==> flow/design.v <==
`timescale 1ns / 1ps
module dataReg #(parameter dataWidth=8)(
input i_clk,
input [dataWidth-1:0] i_data,
input i_data_valid,
output reg [dataWidth-1:0] o_data,
output reg o_data_valid
);
always @(posedge i_clk)
begin
    if(i_data_valid)
        o_data <= i_data;
    o_data_valid <= i_data_valid;
end
endmodule
`timescale 1ns / 1ps
module lineBuffer #(parameter dataWidth=8, imageWidth=512)(
input   i_clk,
input   [dataWidth-1:0] i_data,
input   i_data_valid,
output  [dataWidth-1:0] o_data,
output  o_data_valid
);
wire [dataWidth-1:0] w_data_out [imageWidth-1:0];
wire [imageWidth-1:0] w_data_valid;
assign o_data = w_data_out[imageWidth-1];
assign o_data_valid = w_data_valid[imageWidth-1];
generate
    genvar i;
    for(i=0;i<imageWidth;i=i+1)
    begin:loop
        if(i==0)
            dataReg #(.dataWidth(dataWidth))DR0(
                .i_clk(i_clk),
                .i_data(i_data),
                .i_data_valid(i_data_valid),
                .o_data(w_data_out[i]),
                .o_data_valid(w_data_valid[i])
            );
         else
            dataReg #(.dataWidth(dataWidth))DR(
                .i_clk(i_clk),
                .i_data(w_data_out[i-1]),
                .i_data_valid(i_data_valid),
                .o_data(w_data_out[i]),
                .o_data_valid(w_data_valid[i])
            );
    end
endgenerate
endmodule
`timescale 1ns / 1ps
module imageBuffer #(parameter dataWidth=1,kernelWidth=5,kernelHeight=5,imageWidth=256)(
input        i_clk,
input        i_rst,
input  [dataWidth-1:0] i_pixel_data,
input        i_pixel_data_valid,
output [kernelWidth*kernelHeight*dataWidth-1:0] o_data,
output       o_data_valid
);
integer counter;
integer outDataCounter;
reg data_valid_int;
always @(posedge i_clk)
if(i_rst)
begin
    counter <= 0;
    data_valid_int <= 1'b0;
end
else
begin
    if(i_pixel_data_valid & !data_valid_int)
        counter <= counter+1;
    else if(!i_pixel_data_valid & data_valid_int)
        counter <= counter-1;
    if(counter >= (((kernelHeight+1)/2)*imageWidth+(kernelWidth+1)/2))
        data_valid_int <= 1'b1;
    else
        data_valid_int <= 1'b0;
end
always @(posedge i_clk)
begin
    if(i_rst)
        outDataCounter <= 0;
    else if(outDataCounter==imageWidth-1 & data_valid_int)
        outDataCounter <= 0;
    else if(data_valid_int)
        outDataCounter <= outDataCounter+1;
end
assign o_data_valid = data_valid_int & (outDataCounter<imageWidth-kernelWidth+1);
wire [dataWidth-1:0] w_data_reg_out [kernelWidth*kernelHeight-1:0];
wire [kernelWidth*kernelHeight-1:0] w_data_reg_out_valid;
wire [dataWidth-1:0] line_buff_out [kernelHeight-2:0];
wire [kernelHeight-2:0] line_buff_out_valid;
generate
genvar i,j,k;
    for(i=kernelHeight-1;i>=0;i=i-1)
    begin:l1
        for(j=kernelWidth-1;j>=0;j=j-1)
        begin:l2
            for(k=0;k<dataWidth;k=k+1)
            begin:l3
                assign o_data[(kernelHeight-1-i)*kernelWidth*dataWidth+(kernelWidth-1-j)*dataWidth+k] = w_data_reg_out[i*kernelWidth+j][k];
            end
        end
    end
endgenerate
generate
    for(i=0;i<kernelHeight;i=i+1)
    begin:oloop
        for(j=0;j<kernelWidth;j=j+1)
        begin:iloop
            if(i==0&j==0)  
            begin
                dataReg #(.dataWidth(dataWidth))dR0(
                    .i_clk(i_clk),
                    .i_data(i_pixel_data),  
                    .i_data_valid(i_pixel_data_valid),
                    .o_data(w_data_reg_out[i*kernelWidth+j]),
                    .o_data_valid(w_data_reg_out_valid[i*kernelWidth+j])
                );
            end
            else if(j==0)  
            begin
                dataReg #(.dataWidth(dataWidth))dR1(
                    .i_clk(i_clk),
                    .i_data(line_buff_out[i-1]),  
                    .i_data_valid(i_pixel_data_valid),
                    .o_data(w_data_reg_out[i*kernelWidth+j]),
                    .o_data_valid(w_data_reg_out_valid[i*kernelWidth+j])
                );
            end
            else 
            begin
                dataReg #(.dataWidth(dataWidth))dR2(
                    .i_clk(i_clk),
                    .i_data(w_data_reg_out[i*kernelWidth+j-1]),  
                    .i_data_valid(i_pixel_data_valid),
                    .o_data(w_data_reg_out[i*kernelWidth+j]),
                    .o_data_valid(w_data_reg_out_valid[i*kernelWidth+j])
                );
            end
        end
    end
endgenerate
generate
    for(i=0;i<kernelHeight-1;i=i+1)
    begin:loop
        if(i==0)
        begin
            lineBuffer #(.dataWidth(dataWidth),.imageWidth(imageWidth-kernelWidth))lB0(
                .i_clk(i_clk),
                .i_data(w_data_reg_out[kernelWidth-1]),
                .i_data_valid(i_pixel_data_valid),
                .o_data(line_buff_out[i]),
                .o_data_valid(line_buff_out_valid[i])
            );
        end
        else
        begin
            lineBuffer #(.dataWidth(dataWidth),.imageWidth(imageWidth-kernelWidth))lB(
                .i_clk(i_clk),
                .i_data(w_data_reg_out[(i+1)*kernelWidth-1]),
                .i_data_valid(i_pixel_data_valid),
                .o_data(line_buff_out[i]),
                .o_data_valid(line_buff_out_valid[i])
            );        
        end
    end
endgenerate
endmodule
`timescale 1ns / 1ps
module imageBuffer2 #(parameter dataWidth=1,kernelWidth=2,kernelHeight=2,imageWidth=256)(
input        i_clk,
input        i_rst,
input  [dataWidth-1:0] i_pixel_data,
input        i_pixel_data_valid,
output [kernelWidth*kernelHeight*dataWidth-1:0] o_data,
output  reg  o_data_valid
);
integer counter;
always @(posedge i_clk)
if(i_rst)
begin
    counter <= 0;
    o_data_valid <= 1'b0;
end
else
begin
    if(i_pixel_data_valid & !o_data_valid)
        counter <= counter+1;
    else if(!i_pixel_data_valid & o_data_valid)
        counter <= counter-1;
    if(counter == (((kernelHeight)/2)*imageWidth+((kernelWidth)/2)) & i_pixel_data_valid)
        o_data_valid <= 1'b1;
    else if(counter > (((kernelHeight)/2)*imageWidth+(kernelWidth)/2))
        o_data_valid <= 1'b1;
    else
        o_data_valid <= 1'b0;
end
wire [dataWidth-1:0] w_data_reg_out [kernelWidth*kernelHeight-1:0];
wire [kernelWidth*kernelHeight-1:0] w_data_reg_out_valid;
wire [dataWidth-1:0] line_buff_out [kernelHeight-2:0];
wire [kernelHeight-2:0] line_buff_out_valid;
generate
genvar i,j,k;
    for(i=kernelHeight-1;i>=0;i=i-1)
    begin:l1
        for(j=kernelWidth-1;j>=0;j=j-1)
        begin:l2
            for(k=0;k<dataWidth;k=k+1)
            begin:l3
                assign o_data[(kernelHeight-1-i)*kernelWidth*dataWidth+(kernelWidth-1-j)*dataWidth+k] = w_data_reg_out[i*kernelWidth+j][k];
            end
        end
    end
endgenerate
generate
    for(i=0;i<kernelHeight;i=i+1)
    begin:oloop
        for(j=0;j<kernelWidth;j=j+1)
        begin:iloop
            if(i==0&j==0)  
            begin
                dataReg #(.dataWidth(dataWidth))dR0(
                    .i_clk(i_clk),
                    .i_data(i_pixel_data),  
                    .i_data_valid(i_pixel_data_valid),
                    .o_data(w_data_reg_out[i*kernelWidth+j]),
                    .o_data_valid(w_data_reg_out_valid[i*kernelWidth+j])
                );
            end
            else if(j==0)  
            begin
                dataReg #(.dataWidth(dataWidth))dR1(
                    .i_clk(i_clk),
                    .i_data(line_buff_out[i-1]),  
                    .i_data_valid(i_pixel_data_valid),
                    .o_data(w_data_reg_out[i*kernelWidth+j]),
                    .o_data_valid(w_data_reg_out_valid[i*kernelWidth+j])
                );
            end
            else 
            begin
                dataReg #(.dataWidth(dataWidth))dR2(
                    .i_clk(i_clk),
                    .i_data(w_data_reg_out[i*kernelWidth+j-1]),  
                    .i_data_valid(i_pixel_data_valid),
                    .o_data(w_data_reg_out[i*kernelWidth+j]),
                    .o_data_valid(w_data_reg_out_valid[i*kernelWidth+j])
                );
            end
        end
    end
endgenerate
generate
    for(i=0;i<kernelHeight-1;i=i+1)
    begin:loop
        if(i==0)
        begin
            lineBuffer #(.dataWidth(dataWidth),.imageWidth(imageWidth))lB0(
                .i_clk(i_clk),
                .i_data(i_pixel_data),
                .i_data_valid(i_pixel_data_valid),
                .o_data(line_buff_out[i]),
                .o_data_valid(line_buff_out_valid[i])
            );
        end
        else
        begin
            lineBuffer #(.dataWidth(dataWidth),.imageWidth(imageWidth))lB(
                .i_clk(i_clk),
                .i_data(line_buff_out[i-1]),
                .i_data_valid(i_pixel_data_valid),
                .o_data(line_buff_out[i]),
                .o_data_valid(line_buff_out_valid[i])
            );        
        end
    end
endgenerate
endmodule
`timescale 1ns / 1ps
module Convolution #(parameter ConvData=1)(
input i_clk,
input i_rst,
input i_data_valid,
input [71:0]i_data,
output reg o_data_valid,
output reg [23:0]o_data
    );
  integer i;
  reg [23:0] sum,mul;reg [23:0] BiasAdd,x;
  function [15:0] coeff;
    input integer n;
    case(n)
        0: coeff = 16'b1001011101000;
        1: coeff = 16'b1010001110000;
        2: coeff = 16'b111011010110;
        3: coeff = 16'b1100100101010;
        4: coeff = 16'b11111100;
        5: coeff = 16'b1001001111111;
        6: coeff = 16'b1100011011100;
        7: coeff = 16'b110010000000;
        8: coeff = 16'b1010010110010;
        9: coeff = 16'b1110111110101011;
        10: coeff = 16'b11100110000;
        11: coeff = 16'b1111011100111111;
        12: coeff = 16'b10101010010;
        13: coeff = 16'b1100100101011;
        14: coeff = 16'b101100111100;
        15: coeff = 16'b100001010000;
        16: coeff = 16'b111101000111;
        17: coeff = 16'b110011011000;
        18: coeff = 16'b1000100101000;
        19: coeff = 16'b10110111;
        20: coeff = 16'b1101011111000110;
        21: coeff = 16'b1001001010110;
        22: coeff = 16'b101110100001;
        23: coeff = 16'b1101101111101010;
        24: coeff = 16'b111001110000;
        25: coeff = 16'b1001111001100;
        26: coeff = 16'b1101111001111011;
        default: coeff = 16'b0;
    endcase
  endfunction
  function [23:0] bias;
    input integer n;
    case(n)
        0: bias = 24'b1011000100;
        1: bias = 24'b111111111011001001000010;
        2: bias = 24'b101000010000101;
        default: bias = 24'b0;
    endcase
  endfunction
wire [23:0] b_sel = bias(ConvData-1);
always@(posedge i_clk)
o_data_valid <= i_rst ? 1'b0 : i_data_valid;
always@(posedge i_clk)
begin
 sum = 0;x=0;
    for(i=9*(ConvData-1);i<(9*ConvData);i=i+1)
    begin
        mul = $signed(i_data[(i-(9*(ConvData-1)))*8+:8])*$signed(coeff(i));
        x=$signed(x)+$signed(mul);             
    end
    sum =  $signed(x);
    BiasAdd <= $signed(sum) + $signed(b_sel); 
         if(!b_sel[23] &!sum[23] & BiasAdd[23])  
               begin
                   o_data[23] <= 1'b0;
                   o_data[22:0] <= {23{1'b1}};
               end
           else if(b_sel[23] & sum[23] &  !BiasAdd[23])  
               begin
                   o_data[23] <= 1'b1;
                   o_data[22:0] <= {23{1'b0}};
               end
           else
                   o_data <= BiasAdd;
 end 
endmodule
`timescale 1ns / 1ps
module ReLu  #(parameter dataWidth=16,weightIntWidth=4) (
    input           clk,
    input           rst,
    input   [2*dataWidth-1:0]   ReLu_Input,
    input relu_data_valid_In,
    output reg relu_data_valid_Out,
    output  reg [dataWidth+3:0]  out
);
always @(posedge clk)
begin
    relu_data_valid_Out <= rst ? 1'b0 : relu_data_valid_In;
    if($signed(ReLu_Input) >= 0)
    begin
        if(|ReLu_Input[2*dataWidth-1-:weightIntWidth+1])  
            out <= {1'b0,{(dataWidth+3){1'b1}}};  
        else
            out <= ReLu_Input[2*dataWidth-2-weightIntWidth-:dataWidth+4];
    end
    else 
        out <= 0;      
end
endmodule
`timescale 1ns / 1ps
module maxpoolLogic #(parameter imageWidth=256)(
input   i_clk,
input   i_reset_n,
input   i_data_valid,
output o_data_valid
    );
 reg count;
 integer pixelCounter;
 assign o_data_valid = (i_data_valid && (pixelCounter<26) && count);
 always @(posedge i_clk)
 if(!i_reset_n)
 begin
    pixelCounter <= 0;
    count <= 1'b0;
 end
 else
 begin
    if(i_data_valid && pixelCounter == (2*imageWidth-1))
        pixelCounter <= 0;
    else if(i_data_valid) begin
        pixelCounter <= pixelCounter + 1;
    end
    if(i_data_valid)
        count <= ~count;
 end
 endmodule
`timescale 1ns / 1ps
module maxPooler(
    input   i_clk,
    input   i_rst,
    input[63:0] i_data_MP,
    input i_data_valid_MP,
    output reg [15:0] out_data_MP,
    output out_data_valid
    );
    integer i;
    reg [15:0] largest;
    always @(posedge i_clk) begin
        if(i_data_valid_MP)begin
            largest = i_data_MP[15:0];
            for(i=0;i<4;i=i+1)
            begin
                if(i_data_MP[16*i +: 16] > largest)
                    largest = i_data_MP[i*16+:16];
            end
            out_data_MP <= largest;
        end
    end
 maxpoolLogic  #(.imageWidth(26)) MDL(
    .i_clk(i_clk),
    .i_reset_n(!i_rst),
    .i_data_valid(i_data_valid_MP),
    .o_data_valid(out_data_valid)
 );
endmodule
`timescale 1ns / 1ps
module Conv_ReLu_MaxPool #(parameter ConvKernel=1)
                           (input[71:0] inputData,
                           input inputValid,
                           input clk,
                           input rst,
                           output[15:0] MP_Out,
                           output MPOut_valid
    );
    wire out_data_valid;
    wire[71:0] out_data;
    wire data_conv_valid;
    wire[23:0] conv_data;
    wire relu_data_valid_Out;
    wire[15:0]relu_out;
    wire[63:0] Out;
    wire Out_valid;
    Convolution #(.ConvData(ConvKernel))conv (
    .i_clk(clk),
    .i_rst(rst),
    .i_data_valid(inputValid),
    .i_data(inputData),
    .o_data_valid(data_conv_valid),
    .o_data(conv_data)
        );
    ReLu  #(.dataWidth(12),.weightIntWidth(0)) ReLu 
        (.clk(clk), .rst(rst),
        .ReLu_Input(conv_data),
        .relu_data_valid_In(data_conv_valid),
        .relu_data_valid_Out(relu_data_valid_Out),
        .out(relu_out));
     imageBuffer2 #(.dataWidth(16),.kernelWidth(2),.kernelHeight(2),.imageWidth(26)) IB2 (
               . i_clk(clk),
               .i_rst(rst),
               .i_pixel_data(relu_out),
               .i_pixel_data_valid(relu_data_valid_Out),
               .o_data(Out), 
               .o_data_valid(Out_valid) 
             );
      maxPooler MP(
                 .i_clk(clk),
                 .i_rst(rst),
                 .i_data_MP(Out),
                 .i_data_valid_MP(Out_valid),
                 .out_data_MP(MP_Out),
                 .out_data_valid(MPOut_valid)
                 );
endmodule
`timescale 1ns / 1ps
module cnn_layer1 (
    input         clk,
    input         rst,
    input  [7:0]  pix_in,
    input         pix_valid,
    output [15:0] mp_out0,
    output        mp_valid0,
    output [15:0] mp_out1,
    output        mp_valid1,
    output [15:0] mp_out2,
    output        mp_valid2
);
    wire [71:0] win_data;
    wire        win_valid;
    imageBuffer #(.dataWidth(8),.kernelWidth(3),.kernelHeight(3),.imageWidth(28)) IB (
        .i_clk(clk),
        .i_rst(rst),
        .i_pixel_data(pix_in),
        .i_pixel_data_valid(pix_valid),
        .o_data(win_data),
        .o_data_valid(win_valid)
    );
    Conv_ReLu_MaxPool #(.ConvKernel(1)) CRM1 (
        .inputData(win_data), .inputValid(win_valid), .clk(clk), .rst(rst),
        .MP_Out(mp_out0), .MPOut_valid(mp_valid0));
    Conv_ReLu_MaxPool #(.ConvKernel(2)) CRM2 (
        .inputData(win_data), .inputValid(win_valid), .clk(clk), .rst(rst),
        .MP_Out(mp_out1), .MPOut_valid(mp_valid1));
    Conv_ReLu_MaxPool #(.ConvKernel(3)) CRM3 (
        .inputData(win_data), .inputValid(win_valid), .clk(clk), .rst(rst),
        .MP_Out(mp_out2), .MPOut_valid(mp_valid2));
endmodule
; ---- Tool chain data of cnn_layer1
; Tool output for the design above before and after an edit, in the order of the flow.
; "orig" refers to lines of the RTL above, "edited" to lines of the edited file.
; "diff": "edited" minus "orig" as printed here.
; Operators: Yosys type, input widths -> output width; for muxes data width and select width s.
; Cell names lack the library's common part.
; A cell with - has no value.
[design]
design = cnn_layer1
clock_port = clk
cell_library = sky130hd
pvt_corner = tt_025C_1v80

; ---- Edit of the RTL
; Unified diff, file above to edited file.
; This change comes from a script, not from a designer. The edited design behaves differently; no optimisation was intended.
; begin of diff
@@ -405,5 +405,4 @@
         pixelCounter <= pixelCounter + 1;
     end
-    if(i_data_valid)
         count <= ~count;
  end
; end of diff

; ---- Word level
; Counts by Yosys on the flattened word-level netlist (proc, flatten, opt, wreduce). Print and check cells are left out. Cells with the same type and inputs are merged into one.
[bits]
columns = item, orig, edited, diff
row1 = regBits, 2321, 2321, 0
row2 = n_memories, 0, 0, 0
row3 = ram_bits, 0, 0, 0
row4 = latch_bits, 0, 0, 0
row5 = clocked_rd_ports_x_width, 0, 0, 0
row6 = elab_cells, 357, 357, 0
row7 = rom_bits, 0, 0, 0
row8 = inputBits, 11, 11, 0
row9 = out_inout_bits, 51, 51, 0
[op_classes]
columns = item, orig, edited, diff
row1 = n_mul, 27, 27, 0
row2 = reduce_and_logical, 29, 29, 0
row3 = div_mod_pow, 0, 0, 0
row4 = shift, 0, 0, 0
row5 = muxes, 36, 36, 0
row6 = compare, 20, 20, 0
row7 = add_sub_neg, 39, 39, 0
row8 = logic, 22, 22, 0
row9 = eq_ne, 7, 7, 0
; Operator kinds equal on both sides are left out: 41.

; ---- Logic depth
; Longest topological path by Yosys (ltp), each cell counted once; first at word level (registers and memories cut), then after technology mapping (sequential cells cut; the memories' decode and read muxes count).
[depth]
columns = item, orig, edited, diff
row1 = word_depth, 11, 11, 0
row2 = abc_area, 0, 0, -
row3 = depth_mapped, 46, 46, 0
row4 = mapped_depth_nobuf, 45, 45, 0

; ---- Mapped cells and area
; Yosys stat after the flow's synthesis: flattened, memories mapped to cells. It holds for the ABC_AREA given above (unset counts as 0); a run with the other value may have another netlist.
[types]
columns = cell, orig, edited, diff
row1 = a21oi_1, 413, 374, -39
row2 = o211ai_1, 26, 55, 29
row3 = nand2b_1, 60, 87, 27
row4 = nor2_1, 550, 575, 25
row5 = o21bai_1, 70, 49, -21
row6 = mux2_2, 54, 33, -21
row7 = mux2i_1, 129, 110, -19
row8 = nand2_1, 274, 292, 18
row9 = o21a_1, 64, 81, 17
row10 = and3_1, 43, 60, 17
row11 = o21ai_0, 197, 181, -16
row12 = a21o_1, 136, 152, 16
row13 = or2_2, 53, 37, -16
row14 = nand4_1, 83, 69, -14
row15 = nor3_1, 101, 114, 13
row16 = o31ai_2, 0, 13, 13
row17 = a221oi_1, 6, 18, 12
row18 = xnor2_1, 346, 335, -11
; Cell types equal on both sides are left out: 15.
; The list need not be complete.
[mapped]
columns = item, orig, edited, diff
row1 = buf_cells, 95, 104, 9
row2 = synth_area_um2, 135615.1, 135972.9, 357.8
row3 = cell_count, 10521, 10580, 59
row4 = seqArea_um2, 64281.7, 64281.7, 0.0
row5 = ff_cells, 2279, 2279, 0
; By module: a second synthesis without flattening, with its own total; a netlist apart from the flattened one above.
[unflattened]
columns = item, orig, edited, diff
row1 = cells_unflattened, 11829, 11811, -18
row2 = area_unflattened_um2, 150150.3, 149891.3, -259.0
; Each row is one instance without its submodules.
[modules_orig]
columns = module, mod_area_um2, cells, instances
row1 = dataReg (dataWidth=16), 500.5, 17, 90
row2 = Convolution (ConvData=3), 21750.9, 2255, 1
row3 = Convolution (ConvData=2), 20103.0, 2003, 1
row4 = Convolution (ConvData=1), 19802.7, 2138, 1
row5 = dataReg (dataWidth=8), 260.2, 9, 59
row6 = maxPooler, 2910.3, 345, 3
row7 = imageBuffer2, 2829.0, 360, 3
row8 = maxpoolLogic (imageWidth=26), 1696.6, 199, 3
row9 = imageBuffer, 4316.6, 555, 1
row10 = ReLu, 490.5, 35, 3
row11 = lineBuffer, 0.0, 0, 3
row12 = lineBuffer, 0.0, 0, 2
row13 = Conv_ReLu_MaxPool (ConvKernel=1), 0.0, 0, 1
row14 = Conv_ReLu_MaxPool (ConvKernel=2), 0.0, 0, 1
; orig: Modules not listed: 2.
[modules_edited]
columns = module, mod_area_um2, cells, instances
row1 = dataReg (dataWidth=16), 500.5, 17, 90
row2 = Convolution (ConvData=3), 21750.9, 2255, 1
row3 = Convolution (ConvData=2), 20103.0, 2003, 1
row4 = Convolution (ConvData=1), 19802.7, 2138, 1
row5 = dataReg (dataWidth=8), 260.2, 9, 59
row6 = maxPooler, 2910.3, 345, 3
row7 = imageBuffer2, 2829.0, 360, 3
row8 = maxpoolLogic (imageWidth=26), 1610.3, 193, 3
row9 = imageBuffer, 4316.6, 555, 1
row10 = ReLu, 490.5, 35, 3
row11 = lineBuffer, 0.0, 0, 3
row12 = lineBuffer, 0.0, 0, 2
row13 = Conv_ReLu_MaxPool (ConvKernel=1), 0.0, 0, 1
row14 = Conv_ReLu_MaxPool (ConvKernel=2), 0.0, 0, 1
; edited: Modules not listed: 2.

; ---- Path before layout
; OpenSTA on the mapped netlist: ideal clock, no wires. The path of least setup slack (recovery checks aside). Input and output delay are each 20% of the period. Register names are those of the netlist, which keeps one name where synthesis merged equal registers.
[synth_path]
columns = item, orig, edited, diff
row1 = kind, register to register, register to register, -
row2 = startpoint, reg CRM2.ReLu.relu_data_valid_Out, reg CRM2.ReLu.relu_data_valid_Out, -
row3 = endpoint, reg CRM2.IB2.counter[31], reg CRM2.IB2.counter[28], -
row4 = t_required_ns, 13.872, 13.868, -0.004
row5 = clock_period_ns, 14.0, 14.0, 0.0
row6 = t_first_pin_ns, 0.000, 0.000, 0.000
row7 = path_slack_ns, -22.640, -22.424, 0.216
row8 = setup_ns, 0.128, 0.132, 0.004
row9 = delay_ns, 36.641, 36.425, -0.216
row10 = t_arrival_ns, 36.513, 36.293, -0.220
row11 = path_stages, 14, 14, 0
row12 = synth_period_reached_ns, 36.64, 36.424, -0.216
; "delay_ns" is the arrival time less input delay plus setup time.
; "path_stages": output pins that drive a net of the path, with the launching flip-flop's if there is one; two outputs of one cell count as two.
; "synth_period_reached_ns" = period - worst setup slack (recovery checks aside). The figure is calculated, with input and output delays left at 20% of the set period.
; Between the ends stands the longest chain of elaborated cells between them, by number of cells; it is not shown to be the way that was timed. Of several equally long chains one is given.
; Each line given opens the expression or statement behind the cell; cells for indexed reads and writes are added by Yosys, which also makes memories of some case tables.
; A register here has more assigning lines than the two given.
[synth_between_orig]
path_cell_list = dfxtp_1 -> ha_1 -> inv_1 -> ha_1 -> or3_1 -> o221a_2 -> o31a_1 -> a31oi_1 -> o41a_1 -> a21oi_1 -> a41oi_1 -> mux2_2 -> xnor2_1 -> nor2_1
elab_chain_len = 4
cells_between = 6
lines_between = 2
classes_between = 2 x mux; 2 x logic; 2 x reduce/logical
[synth_rtl_orig]
columns = item, line
row1 = "start, declared", 367  ; output reg relu_data_valid_Out,
row2 = "start, assigned", 372  ; relu_data_valid_Out <= rst ? 1'b0 : relu_data_valid_In;
row3 = $logic_not 1->1, 191  ; else if(!i_pixel_data_valid & o_data_valid)
row4 = $and 1x1->1, 191
row5 = $mux 32, 191
row6 = $mux 32, 189  ; if(i_pixel_data_valid & !o_data_valid)
row7 = "end, assigned", 190  ; counter <= counter+1;
row8 = "end, assigned", 192  ; counter <= counter-1;
row9 = "end, declared", 180  ; integer counter;
[synth_between_edited]
path_cell_list = dfxtp_1 -> ha_1 -> inv_1 -> fa_1 -> a21o_1 -> a221o_2 -> o221ai_4 -> o22ai_1 -> a221o_2 -> a31oi_4 -> a211oi_2 -> a31oi_1 -> mux2i_1 -> o21ai_0
elab_chain_len = 4
cells_between = 6
lines_between = 2
classes_between = 2 x mux; 2 x logic; 2 x reduce/logical
[synth_rtl_edited]
columns = item, line
row1 = "start, declared", 367  ; output reg relu_data_valid_Out,
row2 = "start, assigned", 372  ; relu_data_valid_Out <= rst ? 1'b0 : relu_data_valid_In;
row3 = $logic_not 1->1, 191  ; else if(!i_pixel_data_valid & o_data_valid)
row4 = $and 1x1->1, 191
row5 = $mux 32, 191
row6 = $mux 32, 189  ; if(i_pixel_data_valid & !o_data_valid)
row7 = "end, assigned", 190  ; counter <= counter+1;
row8 = "end, assigned", 192  ; counter <= counter-1;
row9 = "end, declared", 180  ; integer counter;

; ---- Worst path after layout
; Path of least setup slack in the final report of each run of pair 1 (OpenROAD, finished layout, wires in). Where an end is a register, its clock arrival counts in the times.
[layout_path]
columns = item, orig, edited, diff
row1 = kind, register to register, register to register, -
row2 = startpoint, reg IB.oloop[1].iloop[0].genblk1.genblk1.dR1.o_data[2], reg IB.oloop[1].iloop[2].genblk1.genblk1.dR2.o_data[4], -
row3 = endpoint, reg CRM2.conv.o_data[15], reg CRM3.conv.o_data[20], -
row4 = t_first_pin_ns, 0.89, 0.94, 0.05
row5 = t_required_ns, 13.47, 13.52, 0.05
row6 = path_slack_ns, 0.74, 0.74, 0.00
row7 = path_stages, 40, 39, -1
row8 = setup_ns, 0.10, 0.07, -0.03
row9 = t_arrival_ns, 12.73, 12.78, 0.05
row10 = clock_period_ns, 12.7, 12.7, 0.0
; Between the ends stands the longest chain of elaborated cells between them, by number of cells; it is not shown to be the way that was timed. Of several equally long chains one is given.
; A register here has more assigning lines than the two given.
[layout_between_orig]
path_cell_list = edfxtp_1 -> fa_2 -> ha_1 -> inv_1 -> fa_1 -> inv_1 -> ha_1 -> ha_1 -> nor2b_1 -> o21ai_0 -> a21boi_0 -> o21ai_1 -> a21boi_0 -> o21ai_0 -> a21boi_0 -> o21ai_0 -> nor2b_1 -> xnor2_1 -> [4 not listed] -> inv_1 -> fa_1 -> inv_1 -> fa_1 -> fa_1 -> fa_1 -> inv_1 -> fa_1 -> ha_1 -> a21oi_1 -> o21ai_0 -> o31ai_1 -> o21bai_1 -> a21oi_1 -> xnor2_1 -> buf_4 -> and2b_1 -> and2b_1
elab_chain_len = 6
cells_between = 6
lines_between = 3
classes_between = 4 x add/sub; 1 x mul; 1 x logic
[layout_rtl_orig]
columns = item, line
row1 = "start, declared", 6  ; output reg [dataWidth-1:0] o_data,
row2 = "start, assigned", 12  ; o_data <= i_data;
row3 = $mul 8x11->19, 342  ; mul = $signed(i_data[(i-(9*(ConvData-1)))*8+:8])*$signed(coeff(i));
row4 = $add 24x21->24 (4 in a row), 343  ; x=$signed(x)+$signed(mul);
row5 = $and 1x1->1, 352  ; else if(b_sel[23] & sum[23] &  !BiasAdd[23])
row6 = "end, assigned", 350  ; o_data[22:0] <= {23{1'b1}};
row7 = "end, assigned", 358  ; o_data <= BiasAdd;
row8 = "end, declared", 288  ; output reg [23:0]o_data
[layout_between_edited]
path_cell_list = edfxtp_1 -> ha_1 -> ha_1 -> ha_1 -> inv_1 -> fa_1 -> inv_1 -> ha_1 -> a21o_1 -> a21oi_1 -> o21bai_1 -> a21o_1 -> a21oi_1 -> o21ai_0 -> o41ai_1 -> o2111ai_1 -> a21oi_1 -> xor2_1 -> [3 not listed] -> fa_1 -> fa_1 -> inv_1 -> fa_1 -> inv_1 -> fa_1 -> inv_1 -> fa_1 -> inv_1 -> fa_1 -> inv_1 -> ha_1 -> or3_1 -> nor3_1 -> o41ai_1 -> xnor2_1 -> nand2_1 -> nand2b_1
elab_chain_len = 9
cells_between = 9
lines_between = 3
classes_between = 6 x add/sub; 1 x mul; 1 x logic; 1 x reduce/logical
[layout_rtl_edited]
columns = item, line
row1 = "start, declared", 6  ; output reg [dataWidth-1:0] o_data,
row2 = "start, assigned", 12  ; o_data <= i_data;
row3 = $mul 8x13->21, 342  ; mul = $signed(i_data[(i-(9*(ConvData-1)))*8+:8])*$signed(coeff(i));
row4 = $add 24x22->24, 343  ; x=$signed(x)+$signed(mul);
row5 = $add 24x21->24, 343
row6 = $add 24x23->24, 343
row7 = $add 24x21->24, 343
row8 = $add 24x22->24, 343
row9 = $add 24x23->24, 343
row10 = $logic_not 1->1, 347  ; if(!b_sel[23] &!sum[23] & BiasAdd[23])
row11 = $and 1x1->1, 347
row12 = "end, assigned", 350  ; o_data[22:0] <= {23{1'b1}};
row13 = "end, assigned", 358  ; o_data <= BiasAdd;
row14 = "end, declared", 288  ; output reg [23:0]o_data

; ---- Flow runs
; Both versions went through the flow (Yosys, OpenROAD) with the same settings in each pair. Constraints: input delay and output delay 20% of the set period each, output load 0.01 pF.
[settings_pair_1]
CORE_UTILIZATION = 40
PLACE_DENSITY = 0.6
period_ns = 12.7
CAP_MARGIN = 20
CORE_MARGIN = 2
SLEW_MARGIN = 20
[results_pair_1]
columns = item, orig, edited, diff
row1 = synthArea_um2, 135615.1, 135972.9, 357.8
row2 = fin_hold_ws_ns, 0.342, 0.363, 0.021
row3 = cell_area_final_um2, 151224.0, 151359.0, 135.0
row4 = timing.setup.ws_ns, 0.736, 0.739, 0.003
row5 = layout_utilization_pct, 44.9, 44.7, -0.2
row6 = period_reached_ns, 11.964, 11.961, -0.003
row7 = die_area_um2, 343713.0, 344610.0, 897.0
[settings_pair_2]
ABC_AREA = 1
CORE_ASPECT_RATIO = 0.56
CORE_UTILIZATION = 43
CTS_CLUSTER_SIZE = 45
GPL_ROUTABILITY_DRIVEN = 0
SETUP_SLACK_MARGIN = 5.0
TNS_END_PERCENT = 90
period_ns = 16.8
CAP_MARGIN = 20
CORE_MARGIN = 2
SLEW_MARGIN = 20
[results_pair_2]
columns = item, orig, edited, diff
row1 = synthArea_um2, 141454.4, 141663.4, 209.0
row2 = fin_hold_ws_ns, 0.329, 0.339, 0.010
row3 = cell_area_final_um2, 155483.0, 155584.0, 101.0
row4 = timing.setup.ws_ns, 5.368, 5.250, -0.118
row5 = layout_utilization_pct, 47.5, 47.5, 0.0
row6 = period_reached_ns, 11.432, 11.550, 0.118
row7 = die_area_um2, 333764.0, 334252.0, 488.0
; "period_reached_ns": clock period set for the run, less the worst setup slack. It is reckoned from that one timing run; input and output delays stay at 20% of the period that was set.
